==> flow/design.v <==
module sdram_controller (
        input   clk,
        input   rst,
        output  sdram_cle,
        output  sdram_cs,
        output  sdram_cas,
        output  sdram_ras,
        output  sdram_we,
        output  sdram_dqm,
        output  [1:0]  sdram_ba,
        output  [12:0] sdram_a,
        input   [31:0] sdram_dqi,
        output  [31:0] sdram_dqo,
        input   [22:0] user_addr,    
        input   rw,                  
        input   [31:0] data_in,      
        output  [31:0] data_out,     
        output  busy,                
        input   in_valid,            
        output  out_valid            
    );
    localparam tCASL            = 13'd2;        
    localparam tPRE             = 13'd2;        
    localparam tACT             = 13'd2;        
    localparam tREF             = 13'd6;        
    localparam tRef_Counter     = 10'd750;     
    wire [22:0] addr;
    wire [12:0] Mapped_RA;
    wire [1:0]  Mapped_BA;
    wire [7:0]  Mapped_CA;
    reg        req_rw_q;
    reg [22:0] req_addr_q;
    reg [31:0] req_data_q;
    reg        start_q;
    wire        eff_rw   = start_q ? req_rw_q   : rw;
    wire [22:0] eff_addr = start_q ? req_addr_q : user_addr;
    wire [31:0] eff_data = start_q ? req_data_q : data_in;
    assign Mapped_RA = {eff_addr[22:10]};
    assign Mapped_BA = {eff_addr[9:8]};
    assign Mapped_CA = {eff_addr[7:0]};
    assign addr = {Mapped_RA, Mapped_BA, Mapped_CA};
    wire[22:0]next_input_addr;
    wire[22:0]next_addr;
    wire [12:0] next_Mapped_RA;
    wire [1:0]  next_Mapped_BA;
    wire [7:0]  next_Mapped_CA;
    assign next_input_addr = eff_addr + 8;  
    assign next_Mapped_RA = {next_input_addr[22:10]};
    assign next_Mapped_BA = {next_input_addr[9:8]};
    assign next_Mapped_CA = {next_input_addr[7:0]};
    assign next_addr = {next_Mapped_RA,next_Mapped_BA,next_Mapped_CA}; 
    reg [31:0] cache_d[0:1], cache_q[0:1];
    reg [22:0] cache_addr_d[0:1], cache_addr_q[0:1];
    reg [1:0]  cache_cnt_d[0:1], cache_cnt_q[0:1]; 
    reg [1:0]  cache_vld_d, cache_vld_q;
    localparam CMD_UNSELECTED    = 4'b1000;
    localparam CMD_NOP           = 4'b0111;
    localparam CMD_ACTIVE        = 4'b0011;
    localparam CMD_READ          = 4'b0101;
    localparam CMD_WRITE         = 4'b0100;
    localparam CMD_TERMINATE     = 4'b0110;
    localparam CMD_PRECHARGE     = 4'b0010;
    localparam CMD_REFRESH       = 4'b0001;
    localparam CMD_LOAD_MODE_REG = 4'b0000;
    localparam STATE_SIZE = 4;
    localparam INIT = 4'd0,
               WAIT = 4'd1,
               PRECHARGE_INIT = 4'd2,
               REFRESH_INIT_1 = 4'd3,
               REFRESH_INIT_2 = 4'd4,
               LOAD_MODE_REG = 4'd5,
               IDLE = 4'd6,
               REFRESH = 4'd7,
               ACTIVATE = 4'd8,
               READ = 4'd9,
               READ_RES = 4'd10,
               WRITE = 4'd11,
               PRECHARGE = 4'd12;
    reg cle_d, cle_q;
    reg dqm_q, dqm_d;
    reg [3:0] cmd_d, cmd_q;
    reg [1:0] ba_d, ba_q;
    reg [12:0] a_d, a_q;
    reg [31:0] dq_d, dq_q;
    reg [31:0] dqi_d, dqi_q;
    reg dq_en_d, dq_en_q;
    assign sdram_cle = cle_q;
    assign sdram_cs = cmd_q[3];
    assign sdram_ras = cmd_q[2];
    assign sdram_cas = cmd_q[1];
    assign sdram_we = cmd_q[0];
    assign sdram_dqm = dqm_q;
    assign sdram_ba = ba_q;
    assign sdram_a = a_q;
    assign sdram_dqo = dq_en_q ? dq_q : 32'h00000000;
    reg [STATE_SIZE-1:0] state_d, state_q;
    reg [STATE_SIZE-1:0] next_state_d, next_state_q;
    reg [22:0] addr_d, addr_q;
    reg [31:0] data_d, data_q;
    reg out_valid_d, out_valid_q;
    reg [15:0] delay_ctr_d, delay_ctr_q;
    reg [9:0] refresh_ctr_d, refresh_ctr_q;
    reg refresh_flag_d, refresh_flag_q;
    reg ready_d, ready_q;
    reg start_d;
    reg rw_op_d, rw_op_q;
    reg [3:0] row_open_d, row_open_q;
    reg [12:0] row_addr_d[3:0], row_addr_q[3:0];
    reg [2:0] precharge_bank_d, precharge_bank_q;
    integer i;
    assign data_out = data_q;
    assign busy = !ready_q;
    assign out_valid = out_valid_q;
    always @* begin
        dq_d = dq_q;
        dqi_d = sdram_dqi;
        dq_en_d = 1'b0;  
        cle_d = cle_q;
        cmd_d = CMD_NOP;  
        dqm_d = 1'b0;
        ba_d = 2'd0;
        a_d = 13'd0;
        state_d = state_q;
        next_state_d = next_state_q;
        delay_ctr_d = delay_ctr_q;
        addr_d = addr_q;
        data_d = data_q;
        out_valid_d = 1'b0;
        precharge_bank_d = precharge_bank_q;
        rw_op_d = rw_op_q;
        ready_d = ready_q;
        start_d = start_q;
        row_open_d = row_open_q;
        for (i = 0; i < 4; i = i + 1)
            row_addr_d[i] = row_addr_q[i];
        refresh_flag_d = refresh_flag_q;
        refresh_ctr_d = refresh_ctr_q + 1'b1;
        if (refresh_ctr_q > tRef_Counter) begin
            refresh_ctr_d = 10'd0;
            refresh_flag_d = 1'b1;
        end
        cache_d[0] = cache_q[0];
        cache_d[1] = cache_q[1];
        cache_addr_d[0] = cache_addr_q[0];
        cache_addr_d[1] = cache_addr_q[1];
        cache_cnt_d[0] = cache_cnt_q[0];
        cache_cnt_d[1] = cache_cnt_q[1];
        cache_vld_d = cache_vld_q;
        case(cache_cnt_q[0])
            0:begin
                cache_d[0] = sdram_dqi;
                cache_cnt_d[0] = 2'b11;
            end
            1:cache_cnt_d[0] = 2'b00;
            2:cache_cnt_d[0] = 2'b01;
        endcase
        case(cache_cnt_q[1])
            0:begin
                cache_d[1] = sdram_dqi;
                cache_cnt_d[1] = 2'b11;
            end
            1:cache_cnt_d[1] = 2'b00;
            2:cache_cnt_d[1] = 2'b01;
        endcase
        case (state_q)
            INIT: begin
                row_open_d = 4'b0;
                out_valid_d = 1'b0;
                a_d = {3'b000, 1'b0, 2'b00, 3'b010, 1'b0, 3'b010};  
                ba_d = 2'b0;
                cle_d = 1'b1;
                state_d = WAIT;
                delay_ctr_d = 16'd0;
                next_state_d = IDLE;
                refresh_flag_d = 1'b0;
                refresh_ctr_d = 10'b1;
                ready_d = 1'b0;
                dq_en_d = 1'b0;
            end
            WAIT: begin
                delay_ctr_d = delay_ctr_q - 1'b1;
                if (delay_ctr_q == 13'd0) begin
                    state_d = next_state_q;
                end
            end
            IDLE: begin
            	start_d = start_q;
                if (ready_q && in_valid) begin
                        start_d = 1'd1;
                end
                if (refresh_flag_q) begin  
                    ready_d = 1'b0;
                    state_d = PRECHARGE;
                    next_state_d = REFRESH;
                    precharge_bank_d = 3'b100;  
                    refresh_flag_d = 1'b0;  
                end 
                else if ((ready_q && in_valid) || start_q) begin  
                    start_d = 1'd0;
                    ready_d = 1'b0;  
                    rw_op_d = eff_rw;  
                    addr_d = addr;
                    if (eff_rw)  
                        data_d = eff_data;
                    if (row_open_q[addr[9:8]]) begin
                        if (row_addr_q[addr[9:8]] == addr[22:10]) begin  
                            if (eff_rw)
                                state_d = WRITE;
                            else begin
                                if (cache_vld_q[addr[2]] && cache_cnt_q[addr[2]] == 2'b11 && cache_addr_q[addr[2]] == addr[22:0]) begin  
                                    out_valid_d = 1'b1;
                                    data_d = cache_q[addr[2]];
                                    if(row_open_q[next_addr[9:8]] && row_addr_q[next_addr[9:8]] == next_addr[22:10]) begin
                                        cmd_d = CMD_READ;
                                        a_d = {2'b0, 1'b0, next_addr[7:0], 2'b0};
                                        ba_d = next_addr[9:8];
                                        cache_addr_d[next_addr[2]] = next_addr;
                                        cache_cnt_d[next_addr[2]] = 2;
                    cache_vld_d[next_addr[2]] = 1'b1;
                                    end
                                end
                                else begin                  
                                    state_d = READ;
                                end
                            end
                        end 
                        else begin  
                            state_d = PRECHARGE;  
                            precharge_bank_d = {1'b0, addr[9:8]};
                            next_state_d = ACTIVATE;  
                        end
                    end 
                    else begin  
                        state_d = ACTIVATE;  
                    end
                end
                else if (!ready_q) begin
                    ready_d = 1;
                end
            end
            REFRESH: begin
                cmd_d = CMD_REFRESH;
                state_d = WAIT;
                delay_ctr_d = tREF;
                next_state_d = IDLE;
            end
            ACTIVATE: begin
                cmd_d = CMD_ACTIVE;
                a_d = addr_q[22:10];
                ba_d = addr_q[9:8];
                delay_ctr_d = tACT;
                state_d = WAIT;
                if (rw_op_q)
                    next_state_d = WRITE;
                else
                    next_state_d = READ;
                row_open_d[addr_q[9:8]] = 1'b1;  
                row_addr_d[addr_q[9:8]] = addr_q[22:10];
            end
            READ: begin
                cmd_d = CMD_READ;
                a_d = {2'b0, 1'b0, addr_q[7:0], 2'b0};
                ba_d = addr_q[9:8];
                state_d = WAIT;
                delay_ctr_d = tCASL; 
                next_state_d = READ_RES;
            end
            READ_RES: begin
                data_d = dqi_q;  
                out_valid_d = 1'b1;
                state_d = IDLE;
                if (row_open_q[next_addr[9:8]] && row_addr_q[next_addr[9:8]] == next_addr[22:10]) begin
                    cmd_d = CMD_READ;
                    a_d = {2'b0, 1'b0, next_addr[7:0], 2'b0};  
                    ba_d = next_addr[9:8];
                    cache_addr_d[next_addr[2]] = next_addr;
                    cache_cnt_d[next_addr[2]] = 2;
                    cache_vld_d[next_addr[2]] = 1'b1;
            	end
            end
            WRITE: begin
                cmd_d = CMD_WRITE;
                dq_d = data_q;
                dq_en_d = 1'b1;  
                a_d = {2'b0, 1'b0, addr_q[7:0], 2'b00};
                ba_d = addr_q[9:8];
                for (i = 0; i < 2; i = i + 1) begin
                    if (cache_addr_q[i] == addr_q) begin
                        cache_d[i] = data_q;
                        cache_cnt_d[i] = 2'b11;
                    end
                end
                state_d = IDLE;
            end
            PRECHARGE: begin
                cmd_d = CMD_PRECHARGE;
                a_d[10] = precharge_bank_q[2];  
                ba_d = precharge_bank_q[1:0];
                state_d = WAIT;
                delay_ctr_d = tPRE;
                if (precharge_bank_q[2]) begin
                    row_open_d = 4'b0000;  
                end else begin
                    row_open_d[precharge_bank_q[1:0]] = 1'b0;  
                end
            end
            default: state_d = INIT;
        endcase
    end
    always @(posedge clk) begin
        if(rst) begin
            cle_q <= 1'b0;
            dq_en_q <= 1'b0;
            state_q <= INIT;
            ready_q <= 1'b0;
            start_q <= 1'b0;
            cache_q[0] <= 0;
            cache_addr_q[0] <= 0;
            cache_cnt_q[0] <= 2'b11;
            cache_q[1] <= 0;
            cache_addr_q[1] <= 0;
            cache_cnt_q[1] <= 2'b11;
            cache_vld_q <= 2'b00;
        end else begin
            cle_q <= cle_d;
            dq_en_q <= dq_en_d;
            state_q <= state_d;
            ready_q <= ready_d;
            start_q <= start_d;
            cache_q[0] <= cache_d[0];
            cache_addr_q[0] <= cache_addr_d[0];
            cache_cnt_q[0] <= cache_cnt_d[0];
            cache_q[1] <= cache_d[1];
            cache_addr_q[1] <= cache_addr_d[1];
            cache_cnt_q[1] <= cache_cnt_d[1];
            cache_vld_q <= cache_vld_d;
        end
        cmd_q <= cmd_d;
        dqm_q <= dqm_d;
        ba_q <= ba_d;
        a_q <= a_d;
        dq_q <= dq_d;
        dqi_q <= dqi_d;
        next_state_q <= next_state_d;
        refresh_flag_q <= refresh_flag_d;
        refresh_ctr_q <= refresh_ctr_d;
        data_q <= data_d;
        addr_q <= addr_d;
        out_valid_q <= out_valid_d;
        row_open_q <= row_open_d;
        for (i = 0; i < 4; i = i + 1)
            row_addr_q[i] <= row_addr_d[i];
        precharge_bank_q <= precharge_bank_d;
        rw_op_q <= rw_op_d;
        if (state_q == IDLE && ready_q && in_valid) begin
            req_rw_q <= rw;
            req_addr_q <= user_addr;
            req_data_q <= data_in;
        end
        delay_ctr_q <= delay_ctr_d;
    end
endmodule
## Reports on sdram_controller

What the tools print for sdram_controller, step after step.
Lines are those of the file above, counted from 1.
A cell with - has no value.

| inputs | value |
|---|---|
| design top | sdram_controller |
| clock | clk |
| standard-cell library | sky130hd |
| library corner | tt_025C_1v80 |

## Elaborated design

Yosys after proc, flatten, opt, wreduce and memory -nomap, before mapping. Print and check cells are not counted. Equal cells are merged and count once.

| storage and ports | value |
|---|---|
| bits in registers | 409 |
| input bits | 91 |
| elaborated cells | 318 |

| cells by class | value |
|---|---|
| $add $sub $neg | 6 |
| magnitude comparators | 1 |
| equality and inequality tests | 41 |
| shift operators | 7 |
| muxes and demuxes | 171 |
| bitwise operators | 16 |
| reductions and logical operators | 41 |

Operators by type and width:

| kind | count |
|---|---|
| 23-bit 2-to-1 mux | 23 |
| 32-bit 2-to-1 mux | 15 |
| 23-bit case mux with 2-bit select | 5 |
| 13-bit 2-to-1 mux | 16 |
| 32-bit case mux with 2-bit select | 2 |
| 13-bit case mux with 4-bit select | 2 |
| 2-bit 2-to-1 mux | 49 |
| 10-bit 2-to-1 mux | 8 |
| 23-bit == test | 3 |
| 16-bit case mux with 4-bit select | 1 |
| 10-bit case mux with 5-bit select | 1 |
| 4-bit 2-to-1 mux | 12 |
| 13-bit == test | 3 |
| 4-bit case mux with 4-bit select | 2 |
| 2-bit case mux with 3-bit select | 5 |
| 23-bit by 4-bit adder with 23-bit output (second input constant) | 1 |
| 3-bit case mux with 7-bit select | 1 |
| 4-bit == test (second input constant) | 5 |
| 2-bit == test (second input constant) | 9 |
| 3-bit OR reduction | 6 |
| 16-bit by 1-bit subtractor with 16-bit output (second input constant) | 1 |
| 16-bit zero test | 1 |
| 2-bit inequality test (second input constant) | 8 |
| 1-bit 2-to-1 mux | 16 |
| 2-bit case mux with 2-bit select | 4 |
| 1-bit by 3-bit variable shift with 4-bit output (first input constant) | 3 |
| 4-bit case mux with 3-bit select | 1 |
| 10-bit by 1-bit adder with 10-bit output (second input constant) | 1 |

Other operator kinds: 37; their cells: 79.

## Longest topological paths

Longest topological path by Yosys (ltp), each cell counted once; first at word level (registers and memories cut), then after technology mapping (sequential cells cut; the memories' decode and read muxes count).

| logic depth | value |
|---|---|
| depth in word-level cells | 33 |
| ABC_AREA | 1 |
| gate-level depth with buffers | 27 |

## Netlist

Source: synth_stat.txt of the flow (Yosys; design flattened, memories mapped). It holds for the ABC_AREA given above (unset counts as 0); a run with the other value may have another netlist.
Totals and module areas in this step are rounded.

| synthesis totals | value |
|---|---|
| cell count | 2527 |
| chip area (Yosys) | 20000 um2 |
| sequential area | 10000 um2 |
| mapped flip-flops | 408 |
| buffer cells | 117 |

Cell types:

| cell | count | total area (um2) |
|---|---|---|
| sky130_fd_sc_hd__edfxtp_1 | 223 | 6.7E+03 |
| sky130_fd_sc_hd__dfxtp_1 | 185 | 3.7E+03 |
| sky130_fd_sc_hd__nand2_1 | 726 | 2.73E+03 |
| sky130_fd_sc_hd__nor2_1 | 336 | 1261.21 |
| sky130_fd_sc_hd__inv_1 | 224 | 840.806 |
| sky130_fd_sc_hd__o21ai_0 | 140 | 700.672 |
| sky130_fd_sc_hd__a21oi_1 | 113 | 565.542 |
| sky130_fd_sc_hd__nand3_1 | 105 | 525.504 |
| sky130_fd_sc_hd__a211oi_1 | 51 | 382.867 |
| sky130_fd_sc_hd__a311oi_1 | 37 | 324.061 |
| sky130_fd_sc_hd__clkbuf_1 | 85 | 319.056 |
| sky130_fd_sc_hd__xor2_1 | 28 | 245.235 |
| sky130_fd_sc_hd__xnor2_1 | 22 | 192.685 |
| sky130_fd_sc_hd__nand4_1 | 25 | 156.4 |
| sky130_fd_sc_hd__o211ai_1 | 18 | 135.13 |
| sky130_fd_sc_hd__buf_6 | 11 | 123.869 |
| sky130_fd_sc_hd__nor2_4 | 10 | 112.608 |
| sky130_fd_sc_hd__nand2_2 | 17 | 106.352 |

Not listed: further types 37, cells in them 171.

## Worst setup path after synthesis

Path of least setup slack by OpenSTA after synthesis, without wires, with an ideal clock, recovery checks aside; 20% of the period is set as input and as output delay. Where synthesis merged equal registers, the netlist keeps one of their names.

| path after synthesis | value |
|---|---|
| kind | input -> register |
| start point | input in_valid |
| end point | register data_q[0] |
| period | 4200 ps |
| input delay | 840 ps |
| setup time | 466 ps |
| time at the first pin | 840 ps |
| data arrival time | 3460 ps |
| setup slack | 274 ps |
| delay of the path | 3086 ps |
| stages | 6 |
| buffers on the path | 0 |
| synthesis period reached | 3926 ps |

"delay of the path" is the arrival time less input delay plus setup time.
"stages": output pins that drive a net of the path, with the launching flip-flop's if there is one; two outputs of one cell count as two.
"synthesis period reached" = period - worst setup slack (recovery checks aside). The figure is calculated, with input and output delays left at 20% of the set period.
The rows between start and end are the longest chain of elaborated cells between them; the timing report does not say that the signal goes this way. Where chains are equally long, one stands for them.
Each line given opens the expression or statement behind the cell; cells for indexed reads and writes are added by Yosys, which also makes memories of some case tables.
The path ends at the enable pin of a flip-flop; only ways to that pin are counted.

| between the ends, after synthesis | value |
|---|---|
| path through | sky130_fd_sc_hd__nand2_1 sky130_fd_sc_hd__nand2_1 sky130_fd_sc_hd__inv_1 sky130_fd_sc_hd__nor2_1 sky130_fd_sc_hd__inv_1 sky130_fd_sc_hd__o21ai_0 |
| cells in the longest elaborated chain | 4 |

Ends and longest elaborated chain, after synthesis:

| what | line | RTL |
|---|---|---|
| from (decl) | 19 | `input   in_valid,` |
| 1-bit logical AND | 198 | `else if ((ready_q && in_valid) \|\| start_q) begin` |
| 1-bit logical OR | 198 |  |
| 2-bit inequality test | - |  |
| 3-bit AND reduction | - |  |
| to (assign) | 347 | `data_q <= data_d;` |
| to (decl) | 99 | `reg [31:0] data_d, data_q;` |

## Worst path after layout

Path of least setup slack in the final report of run A (OpenROAD, finished layout, wires in). Where an end is a register, its clock arrival counts in the times.
The report prints the path's times to 10 ps; the period is as set.

| path after layout | value |
|---|---|
| kind | register -> register |
| start point | register start_q |
| end point | register cache_addr_q[0][19] |
| period | 2990 ps |
| setup time | 100 ps |
| time at the first pin | 610 ps |
| data arrival time | 4030 ps |
| setup slack | -540 ps |
| stages | 30 |
| buffers on the path | 8 |

The rows between start and end are the longest chain of elaborated cells between them; the timing report does not say that the signal goes this way. Where chains are equally long, one stands for them.

| between the ends, after layout | value |
|---|---|
| path through | sky130_fd_sc_hd__dfxtp_4 sky130_fd_sc_hd__buf_6 sky130_fd_sc_hd__clkinv_8 sky130_fd_sc_hd__buf_12 sky130_fd_sc_hd__nand2_8 sky130_fd_sc_hd__nand2_8 sky130_fd_sc_hd__buf_12 sky130_fd_sc_hd__nor2_4 sky130_fd_sc_hd__buf_6 sky130_fd_sc_hd__buf_6 sky130_fd_sc_hd__nand2_4 sky130_fd_sc_hd__nand3_4 sky130_fd_sc_hd__nand3_2 sky130_fd_sc_hd__nand2_2 sky130_fd_sc_hd__nand2_2 sky130_fd_sc_hd__nor2_4 sky130_fd_sc_hd__nand2_2 sky130_fd_sc_hd__nor2_4 sky130_fd_sc_hd__nand2_4 sky130_fd_sc_hd__nor2_4 sky130_fd_sc_hd__nand3_2 sky130_fd_sc_hd__nand2_2 sky130_fd_sc_hd__buf_6 sky130_fd_sc_hd__inv_2 sky130_fd_sc_hd__nor2_4 sky130_fd_sc_hd__buf_6 sky130_fd_sc_hd__buf_12 sky130_fd_sc_hd__nand2_2 sky130_fd_sc_hd__nand2_2 sky130_fd_sc_hd__nor2_2 |
| cells in the longest elaborated chain | 33 |

Ends and longest elaborated chain, after layout:

| what | line | RTL |
|---|---|---|
| from (decl) | 34 | `reg        start_q;` |
| from (assign) | 316 | `start_q <= 1'b0;` |
| from (assign) | 329 | `start_q <= start_d;` |
| 23-bit 2-to-1 mux | 36 | `wire [22:0] eff_addr = start_q ? req_addr_q : user_addr;` |
| 2-bit == test | 206 | `if (row_addr_q[addr[9:8]] == addr[22:10]) begin` |
| 13-bit case mux with 4-bit select | 206 |  |
| 13-bit 2-to-1 mux | 205 | `if (row_open_q[addr[9:8]]) begin` |
| 13-bit 2-to-1 mux | 198 | `else if ((ready_q && in_valid) \|\| start_q) begin` |
| 13-bit 2-to-1 mux | 191 | `if (refresh_flag_q) begin` |
| 13-bit 2-to-1 mux | 165 | `case (state_q)` |
| [19 not listed] | - |  |
| 23-bit 2-to-1 mux | 210 | `if (cache_vld_q[addr[2]] && cache_cnt_q[addr[2]] == 2'b11 && cache_addr_q[addr[2]] == addr[22:0]) begin` |
| 23-bit 2-to-1 mux | 207 | `if (eff_rw)` |
| 23-bit 2-to-1 mux | 206 |  |
| 23-bit 2-to-1 mux | 205 |  |
| 23-bit 2-to-1 mux | 198 |  |
| 23-bit 2-to-1 mux | 191 |  |
| 23-bit case mux with 2-bit select | 165 |  |
| to (assign) | 318 | `cache_addr_q[0] <= 0;` |
| to (assign) | 331 | `cache_addr_q[0] <= cache_addr_d[0];` |
| to (decl) | 53 | `reg [22:0] cache_addr_d[0:1], cache_addr_q[0:1];` |

Nets of the timed path that keep an RTL name, with a line that drives or declares them; the list need not be complete.

Named nets, after layout:

| net | line |
|---|---|
| out_valid_d | 165 |

Subject: flow runs of sdram_controller

Hi,

Design sdram_controller on sky130hd. What follows are 3 stored runs of the flow, each under its own settings; their order means nothing. The constraints put input and output delay at 20% of the set period each and load the outputs with 0.01 pF.
"achieved clock period" is the run's clock period less its worst setup slack. It is reckoned from that one timing run; input and output delays stay at 20% of the period that was set.
By "worst setup path time" is meant the share of the clock period that the worst setup path is allowed (20% is reserved at inputs, 20% at outputs), minus its slack. Clock arrival times at its registers enter into it.
"total power of the final layout" rests on the timing tool's default activity at the inputs, not on a simulated workload.
"worst setup path time" is given in steps of 10 ps.
Values from the reports are rounded here.

#### Run A

| setting | value |
|---|---|
| ABC_AREA | `1` |
| CELL_PAD_IN_SITES_DETAIL_PLACEMENT | `1` |
| CELL_PAD_IN_SITES_GLOBAL_PLACEMENT | `2` |
| CORE_UTILIZATION | `18` |
| CTS_CLUSTER_DIAMETER | `252` |
| CTS_CLUSTER_SIZE | `14` |
| GPL_TIMING_DRIVEN | `1` |
| MAX_ROUTING_LAYER | `met4` |
| PLACE_DENSITY_LB_ADDON | `0.27` |
| SLEW_MARGIN | `0` |
| period_ns | `2.99` |
| CAP_MARGIN | `20` |
| CORE_MARGIN | `2` |

| result | value |
|---|---|
| worst slack on setup checks | -540 ps |
| achieved clock period | 3530 ps |
| utilization of the finished layout | 26 % |
| chip area after synthesis (Yosys) | 20000 um2 |
| lowest hold slack | 480 ps |
| worst setup path time | 3530 ps |
| critical path kind | register -> register |
| setup TNS | -44000 ps |
| die size | 120000 um2 |
| area of the standard cells in the finished layout | 29000 um2 |
| total power of the final layout | 14 mW |

#### Run B

| setting | value |
|---|---|
| ABC_AREA | `1` |
| CAP_MARGIN | `10` |
| CELL_PAD_IN_SITES_DETAIL_PLACEMENT | `2` |
| CELL_PAD_IN_SITES_GLOBAL_PLACEMENT | `2` |
| CORE_UTILIZATION | `59` |
| CTS_CLUSTER_DIAMETER | `110` |
| CTS_CLUSTER_SIZE | `95` |
| GPL_ROUTABILITY_DRIVEN | `1` |
| GPL_TIMING_DRIVEN | `0` |
| MAX_ROUTING_LAYER | `met5` |
| MIN_ROUTING_LAYER | `met2` |
| PLACE_DENSITY_LB_ADDON | `0.27` |
| SLEW_MARGIN | `0` |
| period_ns | `6.41` |
| CORE_MARGIN | `2` |

Unfinished; error FLW-0024 in placement.

#### Run C

| setting | value |
|---|---|
| ABC_AREA | `1` |
| CORE_UTILIZATION | `18` |
| CTS_CLUSTER_SIZE | `14` |
| GPL_TIMING_DRIVEN | `1` |
| MAX_ROUTING_LAYER | `met5` |
| PLACE_DENSITY_LB_ADDON | `0.27` |
| SLEW_MARGIN | `25` |
| period_ns | `2.99` |
| CAP_MARGIN | `20` |
| CORE_MARGIN | `2` |

| result | value |
|---|---|
| worst slack on setup checks | -350 ps |
| achieved clock period | 3339 ps |
| utilization of the finished layout | 25 % |
| chip area after synthesis (Yosys) | 20000 um2 |
| lowest hold slack | 470 ps |
| worst setup path time | 3340 ps |
| critical path kind | register -> register |
| setup TNS | -21000 ps |
| die size | 120000 um2 |
| area of the standard cells in the finished layout | 28000 um2 |
| total power of the final layout | 15 mW |

Regards
